==> flow/design.v <==
module stream_fifo #(
    parameter DATA_WIDTH = 32,
    parameter FIFO_LEN = 16
) (
    input logic ACLK,
    input logic ARESETn,
    input logic [DATA_WIDTH-1:0] data_i,
    input logic valid_i,
    output logic ready_o,
    output logic [DATA_WIDTH-1:0]  data_o,
    output logic valid_o,
    input logic ready_i
);
    localparam ADDR_WIDTH = $clog2(FIFO_LEN);
    logic [DATA_WIDTH-1:0] fifo_mem [FIFO_LEN];
    logic [ADDR_WIDTH-1:0] read_ptr, read_ptr_reg;
    logic [ADDR_WIDTH-1:0] write_ptr;
    logic [ADDR_WIDTH:0] count;
    assign data_o = fifo_mem[read_ptr];
    assign valid_o = (count > 0);
    assign ready_o = !(count == FIFO_LEN);
    always_ff @(posedge ACLK or negedge ARESETn) begin
        if (!ARESETn) begin
            read_ptr <= 0;
            write_ptr <= 0;
            count <= 0;
        end
        else begin
            if (valid_i && ready_o) begin
                write_ptr <= (write_ptr == (FIFO_LEN - 1)) ? 0 : write_ptr + 1;
            end
            if (valid_o && ready_i) begin
                read_ptr <= (read_ptr == (FIFO_LEN - 1)) ? 0 : read_ptr + 1;
            end
            if (valid_i && ready_o && !(valid_o && ready_i)) begin
                count <= count + 1;
            end
            else if (!(valid_i && ready_o) && (valid_o && ready_i)) begin
                count <= count - 1;
            end
        end
    end
    always @(posedge ACLK) begin
        if (valid_i && ready_o) begin
            fifo_mem[write_ptr] <= data_i;
        end
    end
endmodule
module algorithm_selector_XY #(
    parameter MAX_ROUTERS_X = 4,
    parameter MAX_ROUTERS_X_WIDTH
    = $clog2(MAX_ROUTERS_X),
    parameter MAX_ROUTERS_Y = 4,
    parameter MAX_ROUTERS_Y_WIDTH
    = $clog2(MAX_ROUTERS_Y),
    parameter ROUTER_X = 0,
    parameter ROUTER_Y = 0,
    parameter CHANNEL_NUMBER = 5
) (
    input  logic [MAX_ROUTERS_X_WIDTH-1:0] target_x_i,
    input  logic [MAX_ROUTERS_Y_WIDTH-1:0] target_y_i,
    output logic [CHANNEL_NUMBER-1:0]      selector_o
);
    assign selector_o[0] = ((target_x_i == ROUTER_X) && (target_y_i == ROUTER_Y));
    assign selector_o[1] = (target_y_i < ROUTER_Y);
    assign selector_o[2] = (target_x_i > ROUTER_X);
    assign selector_o[3] = (target_y_i > ROUTER_Y);
    assign selector_o[4] = (target_x_i < ROUTER_X);
endmodule
module arbiter #(
    parameter AXIS_DATA_WIDTH = 40,
    parameter ID_WIDTH = 4,
    parameter CHANNEL_NUMBER = 5,
    parameter CHANNEL_NUMBER_WIDTH
    = $clog2(CHANNEL_NUMBER),
    parameter MAX_ROUTERS_X = 4,
    parameter MAX_ROUTERS_X_WIDTH
    = $clog2(MAX_ROUTERS_X),
    parameter MAX_ROUTERS_Y = 4,
    parameter MAX_ROUTERS_Y_WIDTH
    = $clog2(MAX_ROUTERS_Y),
    parameter FLIT_WIDTH = AXIS_DATA_WIDTH + 2*(AXIS_DATA_WIDTH/8) + 1 + ID_WIDTH
) (
    input clk_i, rst_n_i,
    input  logic [CHANNEL_NUMBER*FLIT_WIDTH-1:0] in_data_i,
    input  logic [CHANNEL_NUMBER-1:0]            in_valid_i,
    output logic [CHANNEL_NUMBER-1:0]            in_ready_o,
    output logic [FLIT_WIDTH-1:0]                out_data_o,
    output logic                                 out_valid_o,
    input  logic                                 out_ready_i,
    output logic [CHANNEL_NUMBER_WIDTH-1:0] current_grant_o,
    output logic [MAX_ROUTERS_X_WIDTH-1:0] target_x_o,
    output logic [MAX_ROUTERS_Y_WIDTH-1:0] target_y_o
);
    localparam [ID_WIDTH-1:0] ROUTING_HEADER = '0;
    logic [MAX_ROUTERS_X_WIDTH-1:0] target_x_reg [CHANNEL_NUMBER];
    logic [MAX_ROUTERS_Y_WIDTH-1:0] target_y_reg [CHANNEL_NUMBER];
    logic [CHANNEL_NUMBER_WIDTH-1:0] next_grant;
    logic [CHANNEL_NUMBER_WIDTH-1:0] increment;
    logic [CHANNEL_NUMBER-1:0] valid_i;
    logic [CHANNEL_NUMBER*2 - 1:0] shifted_valid_i;
    logic [7:0] packages_left [CHANNEL_NUMBER];
    logic [ID_WIDTH-1:0] out_tid;
    logic [AXIS_DATA_WIDTH-1:0] out_tdata;
    logic out_is_header;
    assign out_tid   = out_data_o[ID_WIDTH-1:0];
    assign out_tdata = out_data_o[FLIT_WIDTH-1 -: AXIS_DATA_WIDTH];
    assign out_is_header = out_valid_o && (out_tid == ROUTING_HEADER);
    assign target_x_o = out_is_header ?
                        out_tdata[
                            MAX_ROUTERS_X_WIDTH+MAX_ROUTERS_Y_WIDTH-1:
                            MAX_ROUTERS_X_WIDTH
                        ] : target_x_reg[current_grant_o];
    assign target_y_o = out_is_header ?
                        out_tdata[
                            MAX_ROUTERS_X_WIDTH-1:0
                        ] : target_y_reg[current_grant_o];
    assign valid_i = in_valid_i;
    assign shifted_valid_i = {valid_i, valid_i} >> current_grant_o;
    always_ff @(posedge clk_i or negedge rst_n_i) begin
        if (!rst_n_i) begin
            current_grant_o <= '0;
            for (int i = 0; i < CHANNEL_NUMBER; i++) begin
                packages_left[i] <= '0;
                target_x_reg[i]  <= '0;
                target_y_reg[i]  <= '0;
            end
        end
        else begin
            if (out_is_header) begin
                packages_left[current_grant_o] <= out_tdata[
                    (MAX_ROUTERS_X_WIDTH+MAX_ROUTERS_Y_WIDTH) * 2
                    +8-1:
                    (MAX_ROUTERS_X_WIDTH+MAX_ROUTERS_Y_WIDTH) * 2
                ];
                target_y_reg[current_grant_o] <= out_tdata[
                    MAX_ROUTERS_X_WIDTH-1:0
                ];
                target_x_reg[current_grant_o] <= out_tdata[
                    MAX_ROUTERS_X_WIDTH+MAX_ROUTERS_Y_WIDTH-1:
                    MAX_ROUTERS_X_WIDTH
                ];
            end
            else begin
                packages_left[current_grant_o] <= packages_left[current_grant_o] - {7'd0, (in_ready_o[current_grant_o] & out_valid_o)};
            end
            if (!in_ready_o[current_grant_o] || !out_valid_o || (packages_left[current_grant_o] == 1 && out_valid_o && in_ready_o[current_grant_o])) begin
                current_grant_o <= next_grant;
            end
        end
    end
    always_comb begin
        next_grant = current_grant_o;
        increment = 0;
        for (int i = CHANNEL_NUMBER-1; i > 0; i--) begin
            if (shifted_valid_i[i]) begin
                increment = i;
            end
        end
        next_grant = ({29'd0, next_grant} + {29'd0, increment}) >= CHANNEL_NUMBER ?
        (next_grant + increment - CHANNEL_NUMBER):
        (next_grant + increment);
    end
    always_comb begin
        in_ready_o = '0;
        out_data_o  = in_data_i[current_grant_o*FLIT_WIDTH +: FLIT_WIDTH];
        out_valid_o = in_valid_i[current_grant_o];
        in_ready_o[current_grant_o] = out_ready_i;
    end
endmodule
module algorithm #(
    parameter AXIS_DATA_WIDTH = 40,
    parameter ID_WIDTH = 4,
    parameter CHANNEL_NUMBER = 5,
    parameter CHANNEL_NUMBER_WIDTH
    = $clog2(CHANNEL_NUMBER),
    parameter MAX_ROUTERS_X = 4,
    parameter MAX_ROUTERS_X_WIDTH
    = $clog2(MAX_ROUTERS_X),
    parameter MAX_ROUTERS_Y = 4,
    parameter MAX_ROUTERS_Y_WIDTH
    = $clog2(MAX_ROUTERS_Y),
    parameter ROUTER_X = 0,
    parameter ROUTER_Y = 0,
    parameter FLIT_WIDTH = AXIS_DATA_WIDTH + 2*(AXIS_DATA_WIDTH/8) + 1 + ID_WIDTH
) (
    input clk_i, rst_n_i,
    input  logic [FLIT_WIDTH-1:0]                in_data_i,
    input  logic                                 in_valid_i,
    output logic                                 in_ready_o,
    output logic [CHANNEL_NUMBER*FLIT_WIDTH-1:0] out_data_o,
    output logic [CHANNEL_NUMBER-1:0]            out_valid_o,
    input  logic [CHANNEL_NUMBER-1:0]            out_ready_i,
    input logic [MAX_ROUTERS_X_WIDTH-1:0] target_x_i,
    input logic [MAX_ROUTERS_Y_WIDTH-1:0] target_y_i
);
    localparam [ID_WIDTH-1:0] ROUTING_HEADER = '0;
    logic [CHANNEL_NUMBER_WIDTH-1:0] ctrl;
    logic [CHANNEL_NUMBER-1:0] selector;
    logic [CHANNEL_NUMBER-1:0] busy;
    logic [CHANNEL_NUMBER-1:0] busy_next;
    logic in_is_header;
    logic in_tlast;
    logic pass;
    assign in_is_header = (in_data_i[ID_WIDTH-1:0] == ROUTING_HEADER);
    assign in_tlast     = in_data_i[ID_WIDTH];
    algorithm_selector_XY #(
       .MAX_ROUTERS_X(MAX_ROUTERS_X),
       .MAX_ROUTERS_Y(MAX_ROUTERS_Y),
       .ROUTER_X(ROUTER_X),
       .ROUTER_Y(ROUTER_Y),
       .CHANNEL_NUMBER(CHANNEL_NUMBER)
    ) algorithm_selector (
        .target_x_i(target_x_i),
        .target_y_i(target_y_i),
        .selector_o(selector)
    );
    always_comb begin
        ctrl = '0;
        for (int i = 0; i < CHANNEL_NUMBER; i++) begin
            if(selector[CHANNEL_NUMBER - 1 - i]) begin
                ctrl = CHANNEL_NUMBER - 1 - i;
            end
        end
    end
    assign pass = !in_is_header || !busy[ctrl];
    always_comb begin
        out_data_o  = '0;
        out_valid_o = '0;
        in_ready_o  = pass ? out_ready_i[ctrl] : 1'b0;
        out_data_o[ctrl*FLIT_WIDTH +: FLIT_WIDTH] = pass ? in_data_i : '0;
        out_valid_o[ctrl] = pass ? in_valid_i : 1'b0;
    end
    always_ff @(posedge clk_i or negedge rst_n_i) begin
        if(!rst_n_i) begin
            busy <= '0;
        end else begin
            busy <= busy_next;
        end
    end
    always_comb begin
        busy_next = busy;
        if (in_valid_i && in_is_header) begin
            busy_next[ctrl] = out_ready_i[ctrl] ? 1'b1 : busy[ctrl];
        end
        else if (in_valid_i) begin
            if (in_tlast && out_ready_i[ctrl]) begin
                busy_next[ctrl] = 1'b0;
            end
        end
    end
endmodule
module router #(
    parameter AXIS_DATA_WIDTH = 40,
    parameter ID_WIDTH = 4,
    parameter CHANNEL_NUMBER = 5,
    parameter BUFFER_LENGTH = 8,
    parameter MAX_ROUTERS_X = 4,
    parameter MAX_ROUTERS_X_WIDTH
    = $clog2(MAX_ROUTERS_X),
    parameter MAX_ROUTERS_Y = 4,
    parameter MAX_ROUTERS_Y_WIDTH
    = $clog2(MAX_ROUTERS_Y),
    parameter ROUTER_X = 1,
    parameter ROUTER_Y = 2,
    parameter STRB_WIDTH = AXIS_DATA_WIDTH/8
)(
    input  clk_i, rst_n_i,
    input  logic [CHANNEL_NUMBER*AXIS_DATA_WIDTH-1:0] in_tdata_i,
    input  logic [CHANNEL_NUMBER*STRB_WIDTH-1:0]      in_tstrb_i,
    input  logic [CHANNEL_NUMBER*STRB_WIDTH-1:0]      in_tkeep_i,
    input  logic [CHANNEL_NUMBER-1:0]                 in_tlast_i,
    input  logic [CHANNEL_NUMBER*ID_WIDTH-1:0]        in_tid_i,
    input  logic [CHANNEL_NUMBER-1:0]                 in_tvalid_i,
    output logic [CHANNEL_NUMBER-1:0]                 in_tready_o,
    output logic [CHANNEL_NUMBER*AXIS_DATA_WIDTH-1:0] out_tdata_o,
    output logic [CHANNEL_NUMBER*STRB_WIDTH-1:0]      out_tstrb_o,
    output logic [CHANNEL_NUMBER*STRB_WIDTH-1:0]      out_tkeep_o,
    output logic [CHANNEL_NUMBER-1:0]                 out_tlast_o,
    output logic [CHANNEL_NUMBER*ID_WIDTH-1:0]        out_tid_o,
    output logic [CHANNEL_NUMBER-1:0]                 out_tvalid_o,
    input  logic [CHANNEL_NUMBER-1:0]                 out_tready_i
);
    localparam FLIT_WIDTH = AXIS_DATA_WIDTH + 2*STRB_WIDTH + 1 + ID_WIDTH;
    logic [CHANNEL_NUMBER*FLIT_WIDTH-1:0] in_flit;
    logic [CHANNEL_NUMBER*FLIT_WIDTH-1:0] queue_o_data;
    logic [CHANNEL_NUMBER-1:0]            queue_o_valid;
    logic [CHANNEL_NUMBER-1:0]            queue_o_ready;
    logic [FLIT_WIDTH-1:0] arbiter_o_data;
    logic                  arbiter_o_valid;
    logic                  arbiter_o_ready;
    logic [CHANNEL_NUMBER*FLIT_WIDTH-1:0] out_flit;
    logic [MAX_ROUTERS_X_WIDTH-1:0] target_x;
    logic [MAX_ROUTERS_Y_WIDTH-1:0] target_y;
    generate
        genvar i;
        for (i = 0; i < CHANNEL_NUMBER; i++) begin : gen_fifos
            assign in_flit[i*FLIT_WIDTH +: FLIT_WIDTH] = {
                in_tdata_i[i*AXIS_DATA_WIDTH +: AXIS_DATA_WIDTH],
                in_tstrb_i[i*STRB_WIDTH +: STRB_WIDTH],
                in_tkeep_i[i*STRB_WIDTH +: STRB_WIDTH],
                in_tlast_i[i],
                in_tid_i[i*ID_WIDTH +: ID_WIDTH]
            };
            assign {
                out_tdata_o[i*AXIS_DATA_WIDTH +: AXIS_DATA_WIDTH],
                out_tstrb_o[i*STRB_WIDTH +: STRB_WIDTH],
                out_tkeep_o[i*STRB_WIDTH +: STRB_WIDTH],
                out_tlast_o[i],
                out_tid_o[i*ID_WIDTH +: ID_WIDTH]
            } = out_flit[i*FLIT_WIDTH +: FLIT_WIDTH];
            stream_fifo #(
                .DATA_WIDTH(FLIT_WIDTH),
                .FIFO_LEN(BUFFER_LENGTH)
            ) q (
                .ACLK(clk_i),
                .ARESETn(rst_n_i),
                .data_i(in_flit[i*FLIT_WIDTH +: FLIT_WIDTH]),
                .valid_i(in_tvalid_i[i]),
                .ready_o(in_tready_o[i]),
                .data_o(queue_o_data[i*FLIT_WIDTH +: FLIT_WIDTH]),
                .valid_o(queue_o_valid[i]),
                .ready_i(queue_o_ready[i])
            );
        end
    endgenerate
    arbiter #(
        .AXIS_DATA_WIDTH(AXIS_DATA_WIDTH),
        .ID_WIDTH(ID_WIDTH),
        .CHANNEL_NUMBER(CHANNEL_NUMBER),
        .MAX_ROUTERS_X(MAX_ROUTERS_X),
        .MAX_ROUTERS_Y(MAX_ROUTERS_Y)
    ) arb (
        .clk_i(clk_i), .rst_n_i(rst_n_i),
        .in_data_i(queue_o_data),
        .in_valid_i(queue_o_valid),
        .in_ready_o(queue_o_ready),
        .out_data_o(arbiter_o_data),
        .out_valid_o(arbiter_o_valid),
        .out_ready_i(arbiter_o_ready),
        .current_grant_o(),
        .target_x_o(target_x),
        .target_y_o(target_y)
    );
    algorithm #(
        .AXIS_DATA_WIDTH(AXIS_DATA_WIDTH),
        .ID_WIDTH(ID_WIDTH),
        .CHANNEL_NUMBER(CHANNEL_NUMBER),
        .MAX_ROUTERS_X(MAX_ROUTERS_X),
        .MAX_ROUTERS_Y(MAX_ROUTERS_Y),
        .ROUTER_X(ROUTER_X),
        .ROUTER_Y(ROUTER_Y)
    ) alg (
        .clk_i(clk_i), .rst_n_i(rst_n_i),
        .in_data_i(arbiter_o_data),
        .in_valid_i(arbiter_o_valid),
        .in_ready_o(arbiter_o_ready),
        .out_data_o(out_flit),
        .out_valid_o(out_tvalid_o),
        .out_ready_i(out_tready_i),
        .target_x_i(target_x),
        .target_y_i(target_y)
    );
endmodule
Wiki page: router / tool data

### From RTL to reports: router

Each step is given for the RTL above and for the edited RTL.
"original" refers to lines of the RTL above, "edited" to lines of the edited file.
"difference": "edited" minus "original" as printed here. "relative change": 100 x difference / "original".
Operators: Yosys type, input widths -> output width; for muxes data width and select width s.
Cell names lack the library's common part.
A cell with - has no value.

* design top: router
* clock input: clk_i
* cell library: sky130hd
* library corner: tt_025C_1v80

### Edit of the RTL

Unified diff, file above to edited file.
A script made this edit. It changes what the design does and was not meant as an optimisation.

```diff
@@ -259,5 +259,5 @@
     parameter MAX_ROUTERS_X_WIDTH
     = $clog2(MAX_ROUTERS_X),
-    parameter MAX_ROUTERS_Y = 4,
+    parameter MAX_ROUTERS_Y = 5,
     parameter MAX_ROUTERS_Y_WIDTH
     = $clog2(MAX_ROUTERS_Y),
```

### Word-level counts

Source: Yosys, flattened and elaborated. Widths are those after wreduce. Registers that Yosys merges into a memory's read port (data or address) are not register bits. Print and check cells do not count.
Memory sizes are those after Yosys's memory passes, which may raise the word count (mostly to a power of two), join words into wider ones and drop unused or constant bits.

Word-level totals
* memory cells: original 5, edited 5, difference 0, relative change 0.00%
* elaborated cells: original 250, edited 250, difference 0, relative change 0.00%
* bits of input ports: original 287, edited 287, difference 0, relative change 0.00%
* RAM bits: original 2200, edited 2200, difference 0, relative change 0.00%
* bits in registers: original 118, edited 118, difference 0, relative change 0.00%

Memories
* shape (words x width / read and write ports): original gen_fifos[0].q.fifo_mem 8 x 55 bit 1R1W; gen_fifos[1].q.fifo_mem 8 x 55 bit 1R1W; gen_fifos[2].q.fifo_mem 8 x 55 bit 1R1W; gen_fifos[3].q.fifo_mem 8 x 55 bit 1R1W; gen_fifos[4].q.fifo_mem 8 x 55 bit 1R1W, edited gen_fifos[0].q.fifo_mem 8 x 55 bit 1R1W; gen_fifos[1].q.fifo_mem 8 x 55 bit 1R1W; gen_fifos[2].q.fifo_mem 8 x 55 bit 1R1W; gen_fifos[3].q.fifo_mem 8 x 55 bit 1R1W; gen_fifos[4].q.fifo_mem 8 x 55 bit 1R1W

Cells by class
* magnitude comparators: original 10, edited 10, difference 0, relative change 0.00%
* reduce/logical cells: original 62, edited 62, difference 0, relative change 0.00%
* bitwise gates (word level): original 5, edited 5, difference 0, relative change 0.00%
* shift operators: original 12, edited 12, difference 0, relative change 0.00%
* $add $sub $neg: original 27, edited 27, difference 0, relative change 0.00%
* muxes and demuxes: original 73, edited 73, difference 0, relative change 0.00%
* equal/unequal tests: original 22, edited 22, difference 0, relative change 0.00%
* multipliers: original 2, edited 2, difference 0, relative change 0.00%

Operators with widths
* $mux 3: original 25, edited 26, difference +1, relative change +4.00%
* $eq 3x2->1 const B: original 2, edited 3, difference +1, relative change +50.00%
* $mux 2: original 2, edited 1, difference -1, relative change -50.00%
* $pmux 2 s5: original 2, edited 1, difference -1, relative change -50.00%
* $eq 2x2->1 const B: original 1, edited 0, difference -1, relative change -100.00%
* $gt 2x2->1 const B: original 1, edited 0, difference -1, relative change -100.00%
* $lt 2x2->1 const B: original 1, edited 0, difference -1, relative change -100.00%
* $shiftx 275x32->55: original 1, edited 0, difference -1, relative change -100.00%
* $gt 3x2->1 const B: original 0, edited 1, difference +1
* $lt 3x2->1 const B: original 0, edited 1, difference +1
* $pmux 3 s5: original 0, edited 1, difference +1
* $shiftx 275x10->55: original 0, edited 1, difference +1
* $logic_and 1x1->1: original 25, edited 25, difference 0, relative change 0.00%
* $logic_not 1->1: original 19, edited 19, difference 0, relative change 0.00%
* $mux 8: original 16, edited 16, difference 0, relative change 0.00%
* $eq 3x3->1 const B: original 11, edited 11, difference 0, relative change 0.00%
* $add 3x1->3 const B: original 10, edited 10, difference 0, relative change 0.00%
* $mux 4: original 10, edited 10, difference 0, relative change 0.00%
* $mux 1: original 8, edited 8, difference 0, relative change 0.00%
* $reduce_bool 2->1: original 7, edited 7, difference 0, relative change 0.00%
* $mux 55: original 6, edited 6, difference 0, relative change 0.00%
* $reduce_and 2->1: original 6, edited 6, difference 0, relative change 0.00%
* $add 4x1->4 const B: original 5, edited 5, difference 0, relative change 0.00%
* $eq 4x4->1 const B: original 5, edited 5, difference 0, relative change 0.00%
* $gt 4x1->1 const B: original 5, edited 5, difference 0, relative change 0.00%
* $sub 4x1->4 const B: original 5, edited 5, difference 0, relative change 0.00%
* $shiftx 5x3->1: original 4, edited 4, difference 0, relative change 0.00%
* $logic_or 1x1->1: original 3, edited 3, difference 0, relative change 0.00%

Not every row of either side is listed.

### Depth

Depth = most cells in a row (Yosys ltp): at word level without a register or memory, in the mapped netlist without a sequential cell, where the memories' decode and read muxes count.

Depth
* depth in word-level cells: original 21, edited 21, difference 0, relative change 0.00%
* ABC_AREA: original 0, edited 0
* gate-level depth with buffers: original 26, edited 26, difference 0, relative change 0.00%

### Mapped cells and area

The flow's flattened synthesis, as Yosys stat reports it; memories are mapped. The netlist is that of the ABC_AREA named above (0 if unset); the other value can give another one.

Cell types
* o21ai_0: original 54, edited 85, difference +31, relative change +57.41%
* buf_2: original 30, edited 54, difference +24, relative change +80.00%
* nand2_2: original 1, edited 19, difference +18, relative change +1800.00%
* clkbuf_1: original 134, edited 120, difference -14, relative change -10.45%
* nand2_1: original 162, edited 150, difference -12, relative change -7.41%
* nor2_1: original 345, edited 334, difference -11, relative change -3.19%
* nand2b_1: original 23, edited 34, difference +11, relative change +47.83%
* mux2i_1: original 311, edited 301, difference -10, relative change -3.22%
* o22ai_1: original 62, edited 53, difference -9, relative change -14.52%
* a21oi_1: original 57, edited 49, difference -8, relative change -14.04%
* mux2_2: original 48, edited 40, difference -8, relative change -16.67%
* nor2_4: original 9, edited 1, difference -8, relative change -88.89%
* mux4_2: original 563, edited 570, difference +7, relative change +1.24%
* and3_1: original 11, edited 4, difference -7, relative change -63.64%
* buf_1: original 69, edited 63, difference -6, relative change -8.70%
* nor3_1: original 36, edited 42, difference +6, relative change +16.67%
* a22oi_1: original 23, edited 17, difference -6, relative change -26.09%
* nor4_1: original 15, edited 9, difference -6, relative change -40.00%

Not every row of either side is listed.

Synthesis totals
* mapped area (sq mm): original 0.0924875, edited 0.0924712, difference -0.0000163, relative change -0.02%
* mapped flip-flops: original 2318, edited 2318, difference 0, relative change 0.00%
* mapped cells: original 4581, edited 4570, difference -11, relative change -0.24%

By module: a second synthesis without flattening, with its own total; a netlist apart from the flattened one above.

Second synthesis, totals
* cells (unflattened synthesis): original 4592, edited 4611, difference +19, relative change +0.41%
* area (unflattened synthesis) (sq mm): original 0.0947484, edited 0.0946533, difference -0.0000951, relative change -0.10%

Rows give one instance, submodules left out.

Modules, original
* stream_fifo: sequential area 0.0134629 sq mm, area 0.0171727 sq mm, cells 702, instances 5
* arbiter: sequential area 0.0015765 sq mm, area 0.0059394 sq mm, cells 675, instances 1
* algorithm: sequential area 0.0001251 sq mm, area 0.0029153 sq mm, cells 402, instances 1
* algorithm_selector_XY: sequential area 0 sq mm, area 0.00003 sq mm, cells 5, instances 1
* router: sequential area 0 sq mm, area 0 sq mm, cells 0, instances 1

Modules, edited
* stream_fifo: sequential area 0.0134629 sq mm, area 0.0171727 sq mm, cells 702, instances 5
* arbiter: sequential area 0.0015765 sq mm, area 0.0058957 sq mm, cells 696, instances 1
* algorithm: sequential area 0.0001251 sq mm, area 0.0028602 sq mm, cells 399, instances 1
* algorithm_selector_XY: sequential area 0 sq mm, area 0.0000338 sq mm, cells 6, instances 1
* router: sequential area 0 sq mm, area 0 sq mm, cells 0, instances 1

### Worst setup path after synthesis

Path of least setup slack by OpenSTA after synthesis, without wires, with an ideal clock, recovery checks aside; 20% of the period is set as input and as output delay. Where synthesis merged equal registers, the netlist keeps one of their names.

Timing path post-synthesis
* path kind: original in2reg, edited in2reg
* start: original input port in_tvalid_i[4], edited input port in_tvalid_i[4]
* end: original memory gen_fifos[4].q.fifo_mem[0][0], edited memory gen_fifos[4].q.fifo_mem[0][0]
* driving pins on the path: original 2, edited 2, difference 0, relative change 0.00%
* path delay (ns): original 5.984, edited 5.984, difference 0.000, relative change 0.00%
* library setup time (ns): original 0.604, edited 0.604, difference 0.000
* buffers on the path: original 0, edited 0, difference 0
* period (ns): original 7.5, edited 7.5, difference 0.0, relative change 0.00%
* slack (ns): original 0.016, edited 0.016, difference 0.000
* external input delay (ns): original 1.500, edited 1.500, difference 0.000, relative change 0.00%
* arrival (ns): original 6.880, edited 6.880, difference 0.000, relative change 0.00%
* synthesis period reached (ns): original 7.484, edited 7.484, difference 0.000, relative change 0.00%

"path delay" = arrival - input delay + setup time.
"driving pins on the path": output pins that drive a net of the path, with the launching flip-flop's if there is one; two outputs of one cell count as two.
"synthesis period reached" = period - worst setup slack (recovery checks aside). The figure is calculated, with input and output delays left at 20% of the set period.
The rows between start and end are the longest chain of elaborated cells between them; the timing report does not say that the signal goes this way. Where chains are equally long, one stands for them.
Each line given opens the expression or statement behind the cell; cells for indexed reads and writes are added by Yosys, which also makes memories of some case tables.
original: The path ends at the enable pin of a flip-flop; only ways to that pin are counted.

On the way, post-synthesis, original:
* cells stage by stage: nand2_1 nor4_1
* cells in the longest elaborated chain: 2

Ends and longest elaborated chain, post-synthesis, original
* from (decl): RTL line 274 `input  logic [CHANNEL_NUMBER-1:0]                 in_tvalid_i,`
* $logic_and 1x1->1: RTL line 44 `if (valid_i && ready_o) begin`
* $mux 3: RTL line 44
* to (decl): RTL line 15 `logic [DATA_WIDTH-1:0] fifo_mem [FIFO_LEN];`

edited: The path ends at the enable pin of a flip-flop; only ways to that pin are counted.

On the way, post-synthesis, edited:
* cells stage by stage: nand2_1 nor4_1
* cells in the longest elaborated chain: 2

Ends and longest elaborated chain, post-synthesis, edited
* from (decl): RTL line 274 `input  logic [CHANNEL_NUMBER-1:0]                 in_tvalid_i,`
* $logic_and 1x1->1: RTL line 44 `if (valid_i && ready_o) begin`
* $mux 3: RTL line 44
* to (decl): RTL line 15 `logic [DATA_WIDTH-1:0] fifo_mem [FIFO_LEN];`

### Worst path after layout

From the final timing report of the runs of pair 1: the path of least setup slack in the routed layout; clock arrival at registers is part of the times.

Timing path post-layout
* path kind: original reg2out, edited reg2out
* start: original register gen_fifos[0].q.read_ptr[0], edited register arb.current_grant_o[0]
* end: original output port out_tdata_o[98], edited output port out_tdata_o[50]
* output delay (ns): original 1.50, edited 1.50, difference 0.00, relative change 0.00%
* slack (ns): original 0.07, edited 0.16, difference +0.09
* period (ns): original 7.5, edited 7.5, difference 0.0, relative change 0.00%
* arrival (ns): original 5.93, edited 5.84, difference -0.09, relative change -1.52%
* buffers on the path: original 5, edited 3, difference -2, relative change -40.00%
* driving pins on the path: original 17, edited 17, difference 0, relative change 0.00%

The rows between start and end are the longest chain of elaborated cells between them; the timing report does not say that the signal goes this way. Where chains are equally long, one stands for them.
A memory read counts as a cell of the chain, while the word-level depth stops at memories.

On the way, post-layout, original:
* cells stage by stage: dfrtp_4 buf_2 buf_4 mux4_2 o22ai_1 a311oi_2 a31o_2 inv_1 buf_4 nor2_1 mux2i_2 ha_1 mux2_4 or3_2 buf_8 nor2_4 clkdlybuf4s50_1
* cells in the longest elaborated chain: 16

Ends and longest elaborated chain, post-layout, original
* from (decl): RTL line 16 `logic [ADDR_WIDTH-1:0] read_ptr, read_ptr_reg;`
* from (assign): RTL line 24 `read_ptr <= 0;`
* from (assign): RTL line 33 `read_ptr <= (read_ptr == (FIFO_LEN - 1)) ? 0 : read_ptr + 1;`
* $mem_v2 8x55: RTL line 15 `logic [DATA_WIDTH-1:0] fifo_mem [FIFO_LEN];`
* $shiftx 275x32->55: RTL line 166 `out_data_o  = in_data_i[current_grant_o*FLIT_WIDTH +: FLIT_WIDTH];`
* $logic_not 4->1: RTL line 108 `assign out_is_header = out_valid_o && (out_tid == ROUTING_HEADER);`
* $logic_and 1x1->1: RTL line 108
* $mux 2: RTL line 109
* $lt 2x1->1: RTL line 68
* $mux 3 x5: RTL line 221 `if(selector[CHANNEL_NUMBER - 1 - i]) begin`
* $shiftx 5x3->1: RTL line 226 `assign pass = !in_is_header || !busy[ctrl];`
* $logic_not 1->1: RTL line 226
* $logic_or 1x1->1: RTL line 226
* $mux 55: RTL line 231 `out_data_o[ctrl*FLIT_WIDTH +: FLIT_WIDTH] = pass ? in_data_i : '0;`
* $shift 55x33->275: RTL line 231
* to (decl): RTL line 276 `output logic [CHANNEL_NUMBER*AXIS_DATA_WIDTH-1:0] out_tdata_o,`

On the way, post-layout, edited:
* cells stage by stage: dfrtp_4 inv_2 ha_1 nor2b_1 nand2_1 o211ai_1 nand2b_1 or3b_2 a21oi_1 a31oi_2 o21bai_2 or3_4 buf_12 nand2b_1 buf_4 nor2_1 clkdlybuf4s50_1
* cells in the longest elaborated chain: 16

Ends and longest elaborated chain, post-layout, edited
* from (decl): RTL line 91 `output logic [CHANNEL_NUMBER_WIDTH-1:0] current_grant_o,`
* from (assign): RTL line 122 `current_grant_o <= '0;`
* from (assign): RTL line 148 `current_grant_o <= next_grant;`
* $mul 3x6->9: RTL line 166 `out_data_o  = in_data_i[current_grant_o*FLIT_WIDTH +: FLIT_WIDTH];`
* $shiftx 275x10->55: RTL line 166
* $logic_not 4->1: RTL line 108 `assign out_is_header = out_valid_o && (out_tid == ROUTING_HEADER);`
* $logic_and 1x1->1: RTL line 108
* $mux 2: RTL line 109
* $lt 2x1->1: RTL line 68
* $mux 3 x5: RTL line 221 `if(selector[CHANNEL_NUMBER - 1 - i]) begin`
* $shiftx 5x3->1: RTL line 226 `assign pass = !in_is_header || !busy[ctrl];`
* $logic_not 1->1: RTL line 226
* $logic_or 1x1->1: RTL line 226
* $mux 55: RTL line 231 `out_data_o[ctrl*FLIT_WIDTH +: FLIT_WIDTH] = pass ? in_data_i : '0;`
* $shift 55x33->275: RTL line 231
* to (decl): RTL line 276 `output logic [CHANNEL_NUMBER*AXIS_DATA_WIDTH-1:0] out_tdata_o,`

### Layout results

Both versions went through the flow (Yosys, OpenROAD) with the same settings in each pair. Constraints: input delay and output delay 20% of the set period each, output load 0.01 pF.

Flow settings, pair 1:
* CORE_UTILIZATION: 45
* PLACE_DENSITY: 0.6
* period_ns: 7.5
* CAP_MARGIN: 20
* CORE_MARGIN: 2
* SLEW_MARGIN: 20

Final reports, pair 1
* worst slack on setup checks (ns): original 0.071, edited 0.159, difference +0.088
* setup TNS (ns): original 0.000, edited 0.000, difference 0.000
* die size (sq mm): original 0.209169, edited 0.209132, difference -0.000037, relative change -0.02%
* standard-cell area after layout (sq mm): original 0.110619, edited 0.110187, difference -0.000432, relative change -0.39%
* utilization in the final report (%): original 54.1, edited 53.9, difference -0.2
* period reached (ns): original 7.429, edited 7.341, difference -0.088, relative change -1.18%
* total power after layout (mW): original 49.575, edited 49.611, difference +0.036, relative change +0.07%
* post-route worst hold slack (ns): original 0.479, edited 0.486, difference +0.007
* post-synthesis cell area (sq mm): original 0.0924875, edited 0.0924712, difference -0.0000163, relative change -0.02%

Flow settings, pair 2:
* ABC_AREA: 0
* CELL_PAD_IN_SITES_GLOBAL_PLACEMENT: 3
* CORE_ASPECT_RATIO: 1.64
* CORE_UTILIZATION: 41
* HOLD_SLACK_MARGIN: 0.24
* MAX_ROUTING_LAYER: met4
* MIN_ROUTING_LAYER: met1
* PLACE_DENSITY: 0.7
* SETUP_SLACK_MARGIN: 0.2
* TNS_END_PERCENT: 85
* period_ns: 9.99
* CAP_MARGIN: 20
* CORE_MARGIN: 2
* SLEW_MARGIN: 20

Final reports, pair 2
* worst slack on setup checks (ns): original 0.813, edited 1.190, difference +0.377
* setup TNS (ns): original 0.000, edited 0.000, difference 0.000
* die size (sq mm): original 0.229512, edited 0.22947, difference -0.000042, relative change -0.02%
* standard-cell area after layout (sq mm): original 0.109535, edited 0.109613, difference +0.000078, relative change +0.07%
* utilization in the final report (%): original 48.8, edited 48.8, difference 0.0
* period reached (ns): original 9.177, edited 8.800, difference -0.377, relative change -4.11%
* total power after layout (mW): original 36.768, edited 36.697, difference -0.071, relative change -0.19%
* post-route worst hold slack (ns): original 0.482, edited 0.479, difference -0.003
* post-synthesis cell area (sq mm): original 0.0924875, edited 0.0924712, difference -0.0000163, relative change -0.02%

"period reached" = clock period - worst setup slack. The figure is calculated, with input and output delays left at 20% of the set period.
"total power after layout" rests on the timing tool's default activity at the inputs, not on a simulated workload.
